==> flow/design.v <==
`timescale 1ns / 1ps
module CPU_Set(
    input CLK,
	 input reset,
	 input [15:0]camera,
	 input [15:0] move_command,
	 input [15:0] data_out,
	 output reg [23:0] memory_location,
	 output reg [15:0] memory_input,
	 output reg [127:0] display,
	 output reg write_memory
    );
    parameter [14:0] termination_line = 15'd22;
	 parameter [4:0] stall = 5'd0;
    parameter [4:0] store = 5'd1;
    parameter [4:0] add = 5'd2;
    parameter [4:0] sub = 5'd3;
    parameter [4:0] move = 5'd4;
    parameter [4:0] sll = 5'd5;
    parameter [4:0] srl = 5'd6;
    parameter [4:0] load_hi_reg = 5'd7;
    parameter [4:0] load_lo_reg = 5'd8;
    parameter [4:0] jump = 5'd9;
    parameter [4:0] set_servo = 5'd10;
    parameter [4:0] load_cam = 5'd11;
    parameter [4:0] move_buffer = 5'd12;
    parameter [4:0] bne = 5'd13;
    parameter [4:0] beq = 5'd14;
    parameter [4:0] slt = 5'd15;
    parameter [4:0] AND = 5'd16;
    parameter [4:0] OR = 5'd17;
    parameter [4:0] NOT = 5'd18;
    parameter [4:0] load = 5'd19;
    parameter [4:0] loadl = 5'd20;
    parameter [4:0] storel = 5'd21;
    parameter [1:0] phase0 = 2'b00;
    parameter [1:0] phase1 = 2'b01;
    parameter [1:0] phase2 = 2'b10;
    parameter [2:0] reg0 = 3'b000;
    parameter [2:0] reg1 = 3'b001;
    parameter [2:0] reg2 = 3'b010;
    parameter [2:0] reg3 = 3'b011;
    parameter [2:0] reg4 = 3'b100;
    parameter [2:0] reg5 = 3'b101;
    parameter [2:0] reg6 = 3'b110;    
	 reg [15:0] word;
	 reg [14:0] pc_counter;
	 reg [7:0] right_servo;  
	 reg [7:0] left_servo;
	 reg [7:0] hi_part;
	 reg [2:0] reg_to_store;
	 reg [1:0] phase;
	 reg memory_flag;
	 reg memory_ready;
	 reg load_store;  
	 reg [15:0] r0;
	 reg [15:0] r1;
	 reg [15:0] r2;
	 reg [15:0] r3;
	 reg [15:0] r4;
	 reg [15:0] r5;
	 reg [15:0] r6;
	 reg [15:0] r7;
	 reg [15:0] tempA;
	 reg [15:0] tempB;
	 reg [10:0] jump_amount;  
	 always@(posedge CLK)
	 begin 
		if(reset)
		begin
			word <= 16'b0;
			pc_counter <= 15'b0;
			right_servo <= 8'b0;
			left_servo <= 8'b0;
			hi_part <= 8'b0;
			reg_to_store <= 3'b0;
			phase <= 2'b11;
			memory_flag <= 1'b0;
			memory_ready <= 1'b0;
			write_memory <= 1'b0;
			load_store <= 1'b1;
			r0 <= 16'b0;
			r1 <= 16'b0;
			r2 <= 16'b0;
			r3 <= 16'b0;
			r4 <= 16'b0;
			r5 <= 16'b0;
			r6 <= 16'b0;
			r7 <= 16'b0;
			jump_amount <= 11'b0;
			memory_location <= 24'b0;
			memory_input <= 16'b0;
			display <= 128'b0;
		end
		else
		begin
		if(pc_counter > termination_line )
            phase <= phase0;
		else
			phase <= phase + 1'b1;	
        case(phase) 
            phase0:
            begin 
					word <= data_out;
					if(memory_flag)
					begin
					  case(reg_to_store)
							reg0: memory_input <= r0;
							reg1:	memory_input <= r1;
							reg2:	memory_input <= r2;
							reg3:	memory_input <= r3;
							reg4:	memory_input <= r4;
							reg5:	memory_input <= r5;
							reg6:	memory_input <= r6;
							default: memory_input <= r7;
					  endcase	
					  memory_ready <= 1'b1;
					end
					else if(data_out[15:11] == loadl)
					begin
						memory_location <= {16'b0, data_out[7:0]};
						memory_ready <= 1'b1;
						reg_to_store <= data_out[10:8];
						load_store <= 1'b1;
					end
					else if(data_out[15:11] == storel)
					begin
						memory_location <= {16'b0, data_out[7:0]};
						memory_ready <= 1'b1;
						load_store <= 1'b0;
						write_memory <= 1'b1;
						case(data_out[10:8])
							reg0: memory_input <= r0;
							reg1:	memory_input <= r1;
							reg2:	memory_input <= r2;
							reg3:	memory_input <= r3;
							reg4:	memory_input <= r4;
							reg5:	memory_input <= r5;
							reg6:	memory_input <= r6;
							default: memory_input <= r7;
					  endcase	
					end
            end
            phase1:
            begin
                if(memory_flag)
                begin
                  write_memory <= ~(load_store);
						memory_location <= {hi_part,word};
						hi_part <= 1'b0;
						memory_flag <= 1'b0;
                end
                else 
                begin
						case(word[15:11])  
							load:
							begin
								 memory_flag <= 1'b1;
								 load_store <= 1'b1;
								 reg_to_store <= word[10:8];
								 hi_part <= word[7:0];
							end
							store:
							begin
								 memory_flag <= 1'b1;
								 load_store <= 1'b0;
								 reg_to_store <= word[10:8];
								 hi_part <= word[7:0];
							end
							add:
							begin
								 case(word[7:5]) 
									  reg0: tempA = r0; 
									  reg1: tempA = r1; 
									  reg2: tempA = r2; 
									  reg3: tempA = r3; 
									  reg4: tempA = r4; 
									  reg5: tempA = r5; 
									  reg6: tempA = r6; 
									  default: tempA = r7;
								 endcase					
								 case(word[4:2]) 
									  reg0: tempB = r0; 
									  reg1: tempB = r1; 
									  reg2: tempB = r2; 
									  reg3: tempB = r3; 
									  reg4: tempB = r4; 
									  reg5: tempB = r5; 
									  reg6: tempB = r6; 
									  default: tempB = r7;
								 endcase					
								 case(word[10:8]) 
									  reg0: r0 <= tempA + tempB;  
									  reg1: r1 <= tempA + tempB;
									  reg2: r2 <= tempA + tempB;
									  reg3: r3 <= tempA + tempB;
									  reg4: r4 <= tempA + tempB;
									  reg5: r5 <= tempA + tempB;
									  reg6: r6 <= tempA + tempB;
									  default: r7 <= tempA + tempB;
								 endcase					
							end
							sub:
							begin
								 case(word[7:5]) 
									  reg0: tempA = r0; 
									  reg1: tempA = r1; 
									  reg2: tempA = r2; 
									  reg3: tempA = r3; 
									  reg4: tempA = r4; 
									  reg5: tempA = r5; 
									  reg6: tempA = r6; 
									  default: tempA = r7;
								 endcase					
								 case(word[4:2]) 
									  reg0: tempB= r0; 
									  reg1: tempB = r1; 
									  reg2: tempB = r2; 
									  reg3: tempB = r3; 
									  reg4: tempB = r4; 
									  reg5: tempB = r5; 
									  reg6: tempB = r6; 
									  default: tempB = r7;
								 endcase					
								 case(word[10:8]) 
									  reg0: r0 <= tempA - tempB;  
									  reg1: r1 <= tempA - tempB;
									  reg2: r2 <= tempA - tempB;
									  reg3: r3 <= tempA - tempB;
									  reg4: r4 <= tempA - tempB;
									  reg5: r5 <= tempA - tempB;
									  reg6: r6 <= tempA - tempB;
									  default: r7 <= tempA - tempB;
								 endcase
							end
							move:
							begin
								 case(word[7:5]) 
									  reg0: tempA = r0; 
									  reg1: tempA = r1; 
									  reg2: tempA = r2; 
									  reg3: tempA = r3; 
									  reg4: tempA = r4; 
									  reg5: tempA = r5; 
									  reg6: tempA = r6; 
									  default: tempA = r7;
								 endcase					
								 case(word[10:8]) 
									  reg0: r0 <= tempA;
									  reg1: r1 <= tempA;
									  reg2: r2 <= tempA;
									  reg3: r3 <= tempA;
									  reg4: r4 <= tempA;
									  reg5: r5 <= tempA;
									  reg6: r6 <= tempA;
									  default: r7 <= tempA;
								 endcase
							end
							sll:
							begin
								 case(word[7:5]) 
									  reg0: tempA = r0 << word[4:1]; 
									  reg1: tempA = r1 << word[4:1]; 
									  reg2: tempA = r2 << word[4:1]; 
									  reg3: tempA = r3 << word[4:1]; 
									  reg4: tempA = r4 << word[4:1]; 
									  reg5: tempA = r5 << word[4:1]; 
									  reg6: tempA = r6 << word[4:1]; 
									  default: tempA = r7 << word[4:1];
								 endcase					
								 case(word[10:8]) 
									  reg0: r0 <= tempA;
									  reg1: r1 <= tempA;
									  reg2: r2 <= tempA;
									  reg3: r3 <= tempA;
									  reg4: r4 <= tempA;
									  reg5: r5 <= tempA;
									  reg6: r6 <= tempA;
									  default: r7 <= tempA;
								 endcase
							end
							srl:
							begin
								 case(word[7:5]) 
									  reg0: tempA = r0 >> word[4:1]; 
									  reg1: tempA = r1 >> word[4:1]; 
									  reg2: tempA = r2 >> word[4:1]; 
									  reg3: tempA = r3 >> word[4:1]; 
									  reg4: tempA = r4 >> word[4:1]; 
									  reg5: tempA = r5 >> word[4:1]; 
									  reg6: tempA = r6 >> word[4:1]; 
									  default: tempA = r7 >> word[4:1];
								 endcase					
								 case(word[10:8]) 
									  reg0: r0 <= tempA;
									  reg1: r1 <= tempA;
									  reg2: r2 <= tempA;
									  reg3: r3 <= tempA;
									  reg4: r4 <= tempA;
									  reg5: r5 <= tempA;
									  reg6: r6 <= tempA;
									  default: r7 <= tempA;
								 endcase
							end
							load_hi_reg:
							begin
								 case(word[10:8]) 
									  reg0: r0[15:8] <= word[7:0];
									  reg1: r1[15:8] <= word[7:0];
									  reg2: r2[15:8] <= word[7:0];
									  reg3: r3[15:8] <= word[7:0];
									  reg4: r4[15:8] <= word[7:0];
									  reg5: r5[15:8] <= word[7:0];
									  reg6: r6[15:8] <= word[7:0];
									  default: r7[15:8] <= word[7:0];
								 endcase
							end
							load_lo_reg:
							begin
								 case(word[10:8]) 
									  reg0: r0[7:0] <= word[7:0];
									  reg1: r1[7:0] <= word[7:0];
									  reg2: r2[7:0] <= word[7:0];
									  reg3: r3[7:0] <= word[7:0];
									  reg4: r4[7:0] <= word[7:0];
									  reg5: r5[7:0] <= word[7:0];
									  reg6: r6[7:0] <= word[7:0];
									  default: r7[7:0] <= word[7:0];
								 endcase
							end
							jump:
							begin
								 jump_amount <= word[10:0];
							end
							set_servo:
							begin
								 case(word[10:8]) 
									  reg0:
									  begin
											right_servo <= r0[7:0];
											left_servo <= r0[15:8];
									  end
									  reg1:
									  begin
											right_servo <= r1[7:0];
											left_servo <= r1[15:8];
									  end
									  reg2:
									  begin
											right_servo <= r2[7:0];
											left_servo <= r2[15:8];
									  end
									  reg3:
									  begin
											right_servo <= r3[7:0];
											left_servo <= r3[15:8];
									  end
									  reg4:
									  begin
											right_servo <= r4[7:0];
											left_servo <= r4[15:8];
									  end
									  reg5:
									  begin
											right_servo <= r5[7:0];
											left_servo <= r5[15:8];
									  end
									  reg6:
									  begin
											right_servo <= r6[7:0];
											left_servo <= r6[15:8];
									  end
									  default:
									  begin
											right_servo <= r7[7:0];
											left_servo <= r7[15:8];
									  end
								 endcase
							end
							load_cam:
							begin
								 case(word[10:8]) 
									  reg0: r0 <= camera;
									  reg1: r1 <= camera;
									  reg2: r2 <= camera;
									  reg3: r3 <= camera;
									  reg4: r4 <= camera;
									  reg5: r5 <= camera;
									  reg6: r6 <= camera;
									  default: r7 <= camera;
								 endcase
							end
							move_buffer:
							begin
								 case(word[10:8]) 
									  reg0: r0 <= move_command;
									  reg1: r1 <= move_command;
									  reg2: r2 <= move_command;
									  reg3: r3 <= move_command;
									  reg4: r4 <= move_command;
									  reg5: r5 <= move_command;
									  reg6: r6 <= move_command;
									  default: r7 <= move_command;
								 endcase
							end
							bne:
							begin
								 case(word[10:8]) 
									  reg0: tempA = r0; 
									  reg1: tempA = r1; 
									  reg2: tempA = r2; 
									  reg3: tempA = r3; 
									  reg4: tempA = r4; 
									  reg5: tempA = r5; 
									  reg6: tempA = r6; 
									  default: tempA = r7;
								 endcase					
								 case(word[7:5]) 
									  reg0: tempB= r0; 
									  reg1: tempB = r1; 
									  reg2: tempB = r2; 
									  reg3: tempB = r3; 
									  reg4: tempB = r4; 
									  reg5: tempB = r5; 
									  reg6: tempB = r6; 
									  default: tempB = r7;
								 endcase		
								 if(tempA != tempB)
								 begin
									  jump_amount <= {6'b0, word[4:0]};
								 end
								 else
								 begin
									  jump_amount <= 11'b0;
								 end
							end
							beq:
							begin
								 case(word[10:8]) 
									  reg0: tempA = r0; 
									  reg1: tempA = r1; 
									  reg2: tempA = r2; 
									  reg3: tempA = r3; 
									  reg4: tempA = r4; 
									  reg5: tempA = r5; 
									  reg6: tempA = r6; 
									  default: tempA = r7;
								 endcase					
								 case(word[7:5]) 
									  reg0: tempB = r0; 
									  reg1: tempB = r1; 
									  reg2: tempB = r2; 
									  reg3: tempB = r3; 
									  reg4: tempB = r4; 
									  reg5: tempB = r5; 
									  reg6: tempB = r6; 
									  default: tempB = r7;
								 endcase		
								 if(tempA == tempB)
								 begin
									  jump_amount <= {6'b0 , word[4:0]};
								 end
								 else
								 begin
									  jump_amount <= 11'b0;
								 end
							end
							slt:
							begin
								 case(word[7:5]) 
									  reg0: tempA = r0; 
									  reg1: tempA = r1; 
									  reg2: tempA = r2; 
									  reg3: tempA = r3; 
									  reg4: tempA = r4; 
									  reg5: tempA = r5; 
									  reg6: tempA = r6; 
									  default: tempA = r7;
								 endcase					
								 case(word[4:2]) 
									  reg0: tempB = r0; 
									  reg1: tempB = r1; 
									  reg2: tempB = r2; 
									  reg3: tempB = r3; 
									  reg4: tempB = r4; 
									  reg5: tempB = r5; 
									  reg6: tempB = r6; 
									  default: tempB = r7;
								 endcase		
								 case(word[10:8]) 
									  reg0: r0 <= tempA < tempB;
									  reg1: r1 <= tempA < tempB;
									  reg2: r2 <= tempA < tempB;
									  reg3: r3 <= tempA < tempB;
									  reg4: r4 <= tempA < tempB;
									  reg5: r5 <= tempA < tempB;
									  reg6: r6 <= tempA < tempB;
									  default: r7 <= tempA < tempB;
								 endcase
							end
							AND:
							begin
								 case(word[7:5]) 
									  reg0: tempA = r0; 
									  reg1: tempA = r1; 
									  reg2: tempA = r2; 
									  reg3: tempA = r3; 
									  reg4: tempA = r4; 
									  reg5: tempA = r5; 
									  reg6: tempA = r6; 
									  default: tempA = r7;
								 endcase					
								 case(word[4:2]) 
									  reg0: tempB = r0; 
									  reg1: tempB = r1; 
									  reg2: tempB = r2; 
									  reg3: tempB = r3; 
									  reg4: tempB = r4; 
									  reg5: tempB = r5; 
									  reg6: tempB = r6; 
									  default: tempB = r7;
								 endcase		
								 case(word[10:8]) 
									  reg0: r0 <= tempA & tempB;
									  reg1: r1 <= tempA & tempB;
									  reg2: r2 <= tempA & tempB;
									  reg3: r3 <= tempA & tempB;
									  reg4: r4 <= tempA & tempB;
									  reg5: r5 <= tempA & tempB;
									  reg6: r6 <= tempA & tempB;
									  default: r7 <= tempA & tempB;
								 endcase
							end
							OR:
							begin
								 case(word[7:5]) 
									  reg0: tempA = r0; 
									  reg1: tempA = r1; 
									  reg2: tempA = r2; 
									  reg3: tempA = r3; 
									  reg4: tempA = r4; 
									  reg5: tempA = r5; 
									  reg6: tempA = r6; 
									  default: tempA = r7;
								 endcase					
								 case(word[4:2]) 
									  reg0: tempB = r0; 
									  reg1: tempB = r1; 
									  reg2: tempB = r2; 
									  reg3: tempB = r3; 
									  reg4: tempB = r4; 
									  reg5: tempB = r5; 
									  reg6: tempB = r6; 
									  default: tempB = r7;
								 endcase		
								 case(word[10:8]) 
									  reg0: r0 <= tempA | tempB;
									  reg1: r1 <= tempA | tempB;
									  reg2: r2 <= tempA | tempB;
									  reg3: r3 <= tempA | tempB;
									  reg4: r4 <= tempA | tempB;
									  reg5: r5 <= tempA | tempB;
									  reg6: r6 <= tempA | tempB;
									  default: r7 <= tempA | tempB;
								 endcase
							end
							NOT:
							begin
								 case(word[7:5]) 
									  reg0: tempA = r0; 
									  reg1: tempA = r1; 
									  reg2: tempA = r2; 
									  reg3: tempA = r3; 
									  reg4: tempA = r4; 
									  reg5: tempA = r5; 
									  reg6: tempA = r6; 
									  default: tempA = r7;
								 endcase
								 case(word[10:8]) 
									  reg0: r0 <= ~(tempA);
									  reg1: r1 <= ~(tempA);
									  reg2: r2 <= ~(tempA);
									  reg3: r3 <= ~(tempA);
									  reg4: r4 <= ~(tempA);
									  reg5: r5 <= ~(tempA);
									  reg6: r6 <= ~(tempA);
									  default: r7 <= ~(tempA);
								 endcase
							end
							storel:
							begin
								write_memory <= 1'b0;
							end
							default:
							begin
							end
						endcase
               end
            end
            phase2:
				begin
					write_memory <= 1'b0;
					if (memory_ready && load_store)
					begin
						memory_ready <= 1'b0;
						case(reg_to_store)
							reg0: r0 <= data_out;
							reg1:	r1 <= data_out;
							reg2:	r2 <= data_out;
							reg3:	r3 <= data_out;
							reg4:	r4 <= data_out;
							reg5:	r5 <= data_out;
							reg6:	r6 <= data_out;
							default: r7 <= data_out;
						endcase
					end
					if(jump_amount > 1'b0)
					begin
						if(jump_amount[0] == 1'b1)
						begin
							memory_location <= {9'b0,pc_counter - jump_amount[10:1]};
							pc_counter <= pc_counter - jump_amount[10:1];
						end
						else
						begin
							memory_location <= {9'b0,pc_counter + jump_amount[10:1]};
							pc_counter <= pc_counter + jump_amount[10:1];
						end
						jump_amount <= 11'b0;
					end
					else
					begin
						memory_location <= {9'b0,pc_counter + 1'b1};
						pc_counter <= pc_counter + 1'b1;
					end
				end
            default:  
            begin
					display <= {r7,r6,r5,r4,r3,r2,r1,r0};
            end				
        endcase
	 end
		end
endmodule
From RTL to reports: CPU_Set
The steps from the RTL of CPU_Set to its reports follow in flow order.
Line numbers count from 1 in the design file above.
{ "design": {"design": "CPU_Set", "clock_port": "CLK", "library": "sky130hd", "corner": "tt_025C_1v80"} }

Elaborated design
Yosys after proc, flatten, opt, wreduce and memory -nomap, before mapping. Memory bits, and registers merged into a memory's read port (data or address), are not among the register bits. Print and check cells are not counted.
{ "op_classes": {"reduce_logical": 41, "n_logic": 4, "compare": 3, "n_div": 0, "n_mux": 375, "shifts": 16, "equal": 184, "n_addsub": 6, "n_mul": 0} }
{ "op_table": {"columns": ["operator", "n"], "rows": [
  ["8-bit 2-to-1 mux", 234],
  ["8-bit case mux with 12-bit select", 16],
  ["16-bit 2-to-1 mux", 63],
  ["16-bit case mux with 7-bit select", 7],
  ["3-bit != test (second input constant)", 107],
  ["17-bit AND reduction", 16],
  ["8-bit case mux with 2-bit select", 16],
  ["16-bit by 4-bit << shifter with 16-bit output", 8],
  ["16-bit by 4-bit right shift with 16-bit output", 8],
  ["24-bit 2-to-1 mux", 4],
  ["24-bit case mux with 3-bit select", 1],
  ["15-bit 2-to-1 mux", 4],
  ["3-bit equality test (second input constant)", 15],
  ["2-bit != test (second input constant)", 18],
  ["5-bit by 4-bit equality test with 1-bit output (second input constant)", 7],
  ["5-bit equality test (second input constant)", 7],
  ["11-bit case mux with 3-bit select", 1],
  ["3-bit by 2-bit equality test with 1-bit output (second input constant)", 10],
  ["13-bit != test (second input constant)", 2],
  ["11-bit case mux with 2-bit select", 1],
  ["11-bit 2-to-1 mux", 2],
  ["5-bit by 3-bit equality test with 1-bit output (second input constant)", 4],
  ["16-bit adder", 1],
  ["16-bit subtractor", 1],
  ["16-bit < comparator", 1],
  ["16-bit equality test", 1],
  ["16-bit != test", 1],
  ["16-bit AND", 1]
]} }
Not listed: further kinds 34, cells in them 72.
{ "word_totals": {"ram_bits": 0, "out_inout_bits": 169, "latchBits": 0, "clocked_rd_ports_x_width": 0, "romBits": 0, "reg_bits": 355, "mem_count": 0} }

Depth
Depth = most cells in a row (Yosys ltp): at word level without a register or memory, in the mapped netlist without a sequential cell, where the memories' decode and read muxes count.
{ "logic_depth": {"depth_word": 11, "ABC_AREA": 1, "mapped_depth": 32} }

Synthesis result
The flow's flattened synthesis, as Yosys stat reports it; memories are mapped. The netlist is that of the ABC_AREA named above (0 if unset); the other value can give another one.
Totals and module areas in this step are rounded.
{ "types": {"columns": ["cell", "n"], "rows": [
  ["sky130_fd_sc_hd__dfxtp_1", 355],
  ["sky130_fd_sc_hd__nand2_1", 795],
  ["sky130_fd_sc_hd__a21oi_1", 419],
  ["sky130_fd_sc_hd__o21ai_0", 412],
  ["sky130_fd_sc_hd__inv_1", 521],
  ["sky130_fd_sc_hd__nand3_1", 318],
  ["sky130_fd_sc_hd__o22ai_1", 171],
  ["sky130_fd_sc_hd__ha_1", 67],
  ["sky130_fd_sc_hd__nor2_1", 200],
  ["sky130_fd_sc_hd__clkbuf_1", 155],
  ["sky130_fd_sc_hd__a221oi_1", 54],
  ["sky130_fd_sc_hd__o211ai_1", 40],
  ["sky130_fd_sc_hd__xor2_1", 33],
  ["sky130_fd_sc_hd__a2111oi_0", 26],
  ["sky130_fd_sc_hd__a211oi_1", 26],
  ["sky130_fd_sc_hd__a22oi_1", 26],
  ["sky130_fd_sc_hd__buf_2", 38],
  ["sky130_fd_sc_hd__nor3_1", 38]
]} }
Not listed: further types 45, cells in them 310.
{ "mapped": {"cell_count": 4004, "ffs": 355, "yosys_area_um2": 25400, "n_buf": 224} }

Timing after synthesis
OpenSTA on the mapped netlist: ideal clock, no wires. The path of least setup slack (recovery checks aside). Input and output delay are each 20% of the period. Register names are those of the netlist, which keeps one name where synthesis merged equal registers.
{ "synth_timing": {"kind": "reg2reg", "start": "register word[2]", "end": "register r0[12]", "launch_ns": 0.000, "path_stages": 31, "tclk_ns": 10.0, "required_ns": 9.944, "setup_time_ns": 0.056, "path_buffers": 0, "delay_ns": 4.132, "path_slack_ns": 5.868, "arrival_ns": 4.076, "period_less_setup_slack_ns": 4.132} }
"delay_ns" is the arrival time less input delay plus setup time.
"path_stages": output pins that drive a net of the path, with the launching flip-flop's if there is one; two outputs of one cell count as two.
"period_less_setup_slack_ns" = period - worst setup slack (recovery checks aside). The figure is calculated, with input and output delays left at 20% of the set period.
Between the ends stands the longest chain of elaborated cells between them, by number of cells; it is not shown to be the way that was timed. Of several equally long chains one is given.
A line is the first line of the expression or statement that the cell stems from. Yosys adds cells for indexed reads and writes and turns some case tables into memories.
At most two assigning lines are given for a register; there are more.
{ "synth_via": {"path_cell_list": "sky130_fd_sc_hd__dfxtp_1 -> sky130_fd_sc_hd__inv_1 -> sky130_fd_sc_hd__nor2_1 -> sky130_fd_sc_hd__inv_1 -> sky130_fd_sc_hd__nor2_1 -> sky130_fd_sc_hd__inv_1 -> sky130_fd_sc_hd__o22ai_1 -> sky130_fd_sc_hd__a211oi_1 -> sky130_fd_sc_hd__a22oi_1 -> sky130_fd_sc_hd__ha_1 -> sky130_fd_sc_hd__inv_1 -> sky130_fd_sc_hd__fa_1 -> sky130_fd_sc_hd__o21ai_0 -> sky130_fd_sc_hd__nand2_1 -> sky130_fd_sc_hd__nand2_1 -> sky130_fd_sc_hd__nand2_1 -> sky130_fd_sc_hd__nand2_1 -> sky130_fd_sc_hd__nand2_1 -> sky130_fd_sc_hd__nand2_1 -> sky130_fd_sc_hd__nand2_1 -> sky130_fd_sc_hd__a21oi_1 -> sky130_fd_sc_hd__o21ai_0 -> sky130_fd_sc_hd__nand2_1 -> sky130_fd_sc_hd__nand3_1 -> sky130_fd_sc_hd__nand2_1 -> sky130_fd_sc_hd__nand2_1 -> sky130_fd_sc_hd__a31oi_1 -> sky130_fd_sc_hd__nand2_2 -> sky130_fd_sc_hd__nand3_1 -> sky130_fd_sc_hd__nand2_1 -> sky130_fd_sc_hd__inv_1", "elab_chain_len": 11} }
{ "synth_rtl": {"columns": ["element", "line", "source"], "rows": [
  ["start, declared", 46, "reg [15:0] word;"],
  ["start, assigned", 71, "word <= 16'b0;"],
  ["start, assigned", 104, "word <= data_out;"],
  ["3-bit equality test", 215, "case(word[4:2])"],
  ["16-bit case mux with 7-bit select", 215, null],
  ["16-bit 2-to-1 mux", 155, "case(word[15:11])"],
  ["16-bit 2-to-1 mux", 146, "if(memory_flag)"],
  ["16-bit 2-to-1 mux", 101, "case(phase)"],
  ["16-bit 2-to-1 mux", 69, "if(reset)"],
  ["16-bit subtractor", 226, "reg0: r0 <= tempA - tempB;"],
  ["8-bit 2-to-1 mux", 225, "case(word[10:8])"],
  ["8-bit case mux with 12-bit select", 155, null],
  ["8-bit 2-to-1 mux", 146, null],
  ["8-bit case mux with 2-bit select", 101, null],
  ["end, assigned", 193, "reg0: r0 <= tempA + tempB;"],
  ["end, assigned", 226, null],
  ["end, declared", 56, "reg [15:0] r0;"]
]} }

Timing after layout
Path of least setup slack in the final report of entry B (OpenROAD, finished layout, wires in). Where an end is a register, its clock arrival counts in the times.
{ "layout_timing": {"kind": "reg2reg", "start": "register word[2]", "end": "register r1[10]", "setup_time_ns": 0.08, "path_stages": 28, "arrival_ns": 7.36, "path_buffers": 1, "path_slack_ns": 3.98, "launch_ns": 0.61, "tclk_ns": 10.8, "required_ns": 11.33} }
Between the ends stands the longest chain of elaborated cells between them, by number of cells; it is not shown to be the way that was timed. Of several equally long chains one is given.
At most two assigning lines are given for a register; there are more.
{ "layout_via": {"path_cell_list": "sky130_fd_sc_hd__dfxtp_1 -> sky130_fd_sc_hd__buf_4 -> sky130_fd_sc_hd__nor2_1 -> sky130_fd_sc_hd__inv_1 -> sky130_fd_sc_hd__nor2_1 -> sky130_fd_sc_hd__inv_1 -> sky130_fd_sc_hd__o22ai_1 -> sky130_fd_sc_hd__nor2_1 -> sky130_fd_sc_hd__a22oi_1 -> sky130_fd_sc_hd__ha_1 -> sky130_fd_sc_hd__inv_1 -> sky130_fd_sc_hd__fa_1 -> sky130_fd_sc_hd__o21ai_0 -> sky130_fd_sc_hd__nand2_1 -> sky130_fd_sc_hd__nand2_1 -> sky130_fd_sc_hd__nand2_1 -> sky130_fd_sc_hd__nand2_1 -> sky130_fd_sc_hd__nand2_1 -> sky130_fd_sc_hd__nand2_1 -> sky130_fd_sc_hd__nand2_1 -> sky130_fd_sc_hd__a21oi_1 -> sky130_fd_sc_hd__o21ai_0 -> sky130_fd_sc_hd__nand2_1 -> sky130_fd_sc_hd__xor2_1 -> sky130_fd_sc_hd__a21oi_1 -> sky130_fd_sc_hd__nand4_1 -> sky130_fd_sc_hd__nand2_1 -> sky130_fd_sc_hd__a21oi_1", "elab_chain_len": 11} }
{ "layout_rtl": {"columns": ["element", "line", "source"], "rows": [
  ["start, declared", 46, "reg [15:0] word;"],
  ["start, assigned", 71, "word <= 16'b0;"],
  ["start, assigned", 104, "word <= data_out;"],
  ["3-bit equality test", 215, "case(word[4:2])"],
  ["16-bit case mux with 7-bit select", 215, null],
  ["16-bit 2-to-1 mux", 155, "case(word[15:11])"],
  ["16-bit 2-to-1 mux", 146, "if(memory_flag)"],
  ["16-bit 2-to-1 mux", 101, "case(phase)"],
  ["16-bit 2-to-1 mux", 69, "if(reset)"],
  ["16-bit subtractor", 227, "reg1: r1 <= tempA - tempB;"],
  ["8-bit 2-to-1 mux", 225, "case(word[10:8])"],
  ["8-bit case mux with 12-bit select", 155, null],
  ["8-bit 2-to-1 mux", 146, null],
  ["8-bit case mux with 2-bit select", 101, null],
  ["end, assigned", 194, "reg1: r1 <= tempA + tempB;"],
  ["end, assigned", 227, null],
  ["end, declared", 57, "reg [15:0] r1;"]
]} }

Subject: flow runs of CPU_Set

Hi,

Module CPU_Set, platform sky130hd: 2 stored runs of the flow (Yosys, OpenROAD) with differing settings, in no particular order. Input and output delays are each 20% of the period that was set; the output load is 0.01 pF.
By "achievedPeriod_ns" is meant the clock period of the run minus its worst setup slack. This is arithmetic on one report: input and output delays are still those of the set period (20% each).
"timing.worst_path_ns" means the part of the period allowed to the worst setup path (the constraints hold back 20% at inputs and 20% at outputs) less its slack; where the path has registers, the arrival times of their clocks count too.
By "final_power_w" is meant OpenSTA's value without simulated activity: inputs other than the clock are taken to toggle once in ten clock periods, and the tool carries that through the logic.
The results are shown rounded.

Entry A
==> flow/run.sh <==
#!/bin/bash
# the make line also repeats the synthesis and layout settings of config.mk as NAME=value (left out here)
make -C /OpenROAD-flow-scripts/flow DESIGN_CONFIG=/design/flow/config.mk WORK_HOME=/design/flow/orfs CLKGATE_MAP_FILE= finish
==> flow/config.mk <==
export PLATFORM = sky130hd
export DESIGN_NAME = CPU_Set
export DESIGN_NICKNAME = CPU_Set
export VERILOG_FILES = /design/flow/design.v
export SDC_FILE = /design/flow/constraint.sdc
export NUM_CORES = 4
export LEC_CHECK = 0
export ABC_AREA = 1
export CAP_MARGIN = 20
export CELL_PAD_IN_SITES_DETAIL_PLACEMENT = 2
export CORE_MARGIN = 2
export CORE_UTILIZATION = 56
export CTS_CLUSTER_DIAMETER = 112
export CTS_CLUSTER_SIZE = 37
export GPL_ROUTABILITY_DRIVEN = 0
export GPL_TIMING_DRIVEN = 1
export MAX_ROUTING_LAYER = met4
export PLACE_DENSITY_LB_ADDON = 0.06
export SETUP_SLACK_MARGIN = 0.46
export SLEW_MARGIN = 10
==> flow/constraint.sdc <==
create_clock -name core_clock -period 6.59 [get_ports {CLK}]
set_input_delay 1.3180 -clock core_clock [delete_from_list [all_inputs] [get_ports {CLK}]]
set_output_delay 1.3180 -clock core_clock [all_outputs]
set_load 0.01 [all_outputs]

==> results of entry A, as JSON <==
{
  "outcome": "unfinished; error DPL-0033 in placement"
}

Entry B
==> flow/run.sh <==
#!/bin/bash
# the make line also repeats the synthesis and layout settings of config.mk as NAME=value (left out here)
make -C /OpenROAD-flow-scripts/flow DESIGN_CONFIG=/design/flow/config.mk WORK_HOME=/design/flow/orfs CLKGATE_MAP_FILE= finish
==> flow/config.mk <==
export PLATFORM = sky130hd
export DESIGN_NAME = CPU_Set
export DESIGN_NICKNAME = CPU_Set
export VERILOG_FILES = /design/flow/design.v
export SDC_FILE = /design/flow/constraint.sdc
export NUM_CORES = 4
export LEC_CHECK = 0
export ABC_AREA = 1
export CAP_MARGIN = 20
export CELL_PAD_IN_SITES_DETAIL_PLACEMENT = 1
export CELL_PAD_IN_SITES_GLOBAL_PLACEMENT = 2
export CORE_ASPECT_RATIO = 0.92
export CORE_MARGIN = 2
export CORE_UTILIZATION = 35
export CTS_CLUSTER_SIZE = 96
export GPL_TIMING_DRIVEN = 1
export MAX_ROUTING_LAYER = met4
export PLACE_DENSITY_LB_ADDON = 0.11
export SLEW_MARGIN = 20
export TNS_END_PERCENT = 85
==> flow/constraint.sdc <==
create_clock -name core_clock -period 10.8 [get_ports {CLK}]
set_input_delay 2.1600 -clock core_clock [delete_from_list [all_inputs] [get_ports {CLK}]]
set_output_delay 2.1600 -clock core_clock [all_outputs]
set_load 0.01 [all_outputs]

==> results of entry B, as JSON <==
{
  "worstSetupSlack_ns": 3.98,
  "cell_area_final_um2": 29700,
  "design_die_area_um2": 74600,
  "setupTns_ns": 0.000,
  "fin_hold_ws_ns": 0.465,
  "fin_util_pct": 41.5,
  "final_power_w": 0.011,
  "synthArea_um2": 25400,
  "timing.worst_path_ns": 6.82,
  "worstPathKind": "reg2reg",
  "achievedPeriod_ns": 6.822
}

Regards
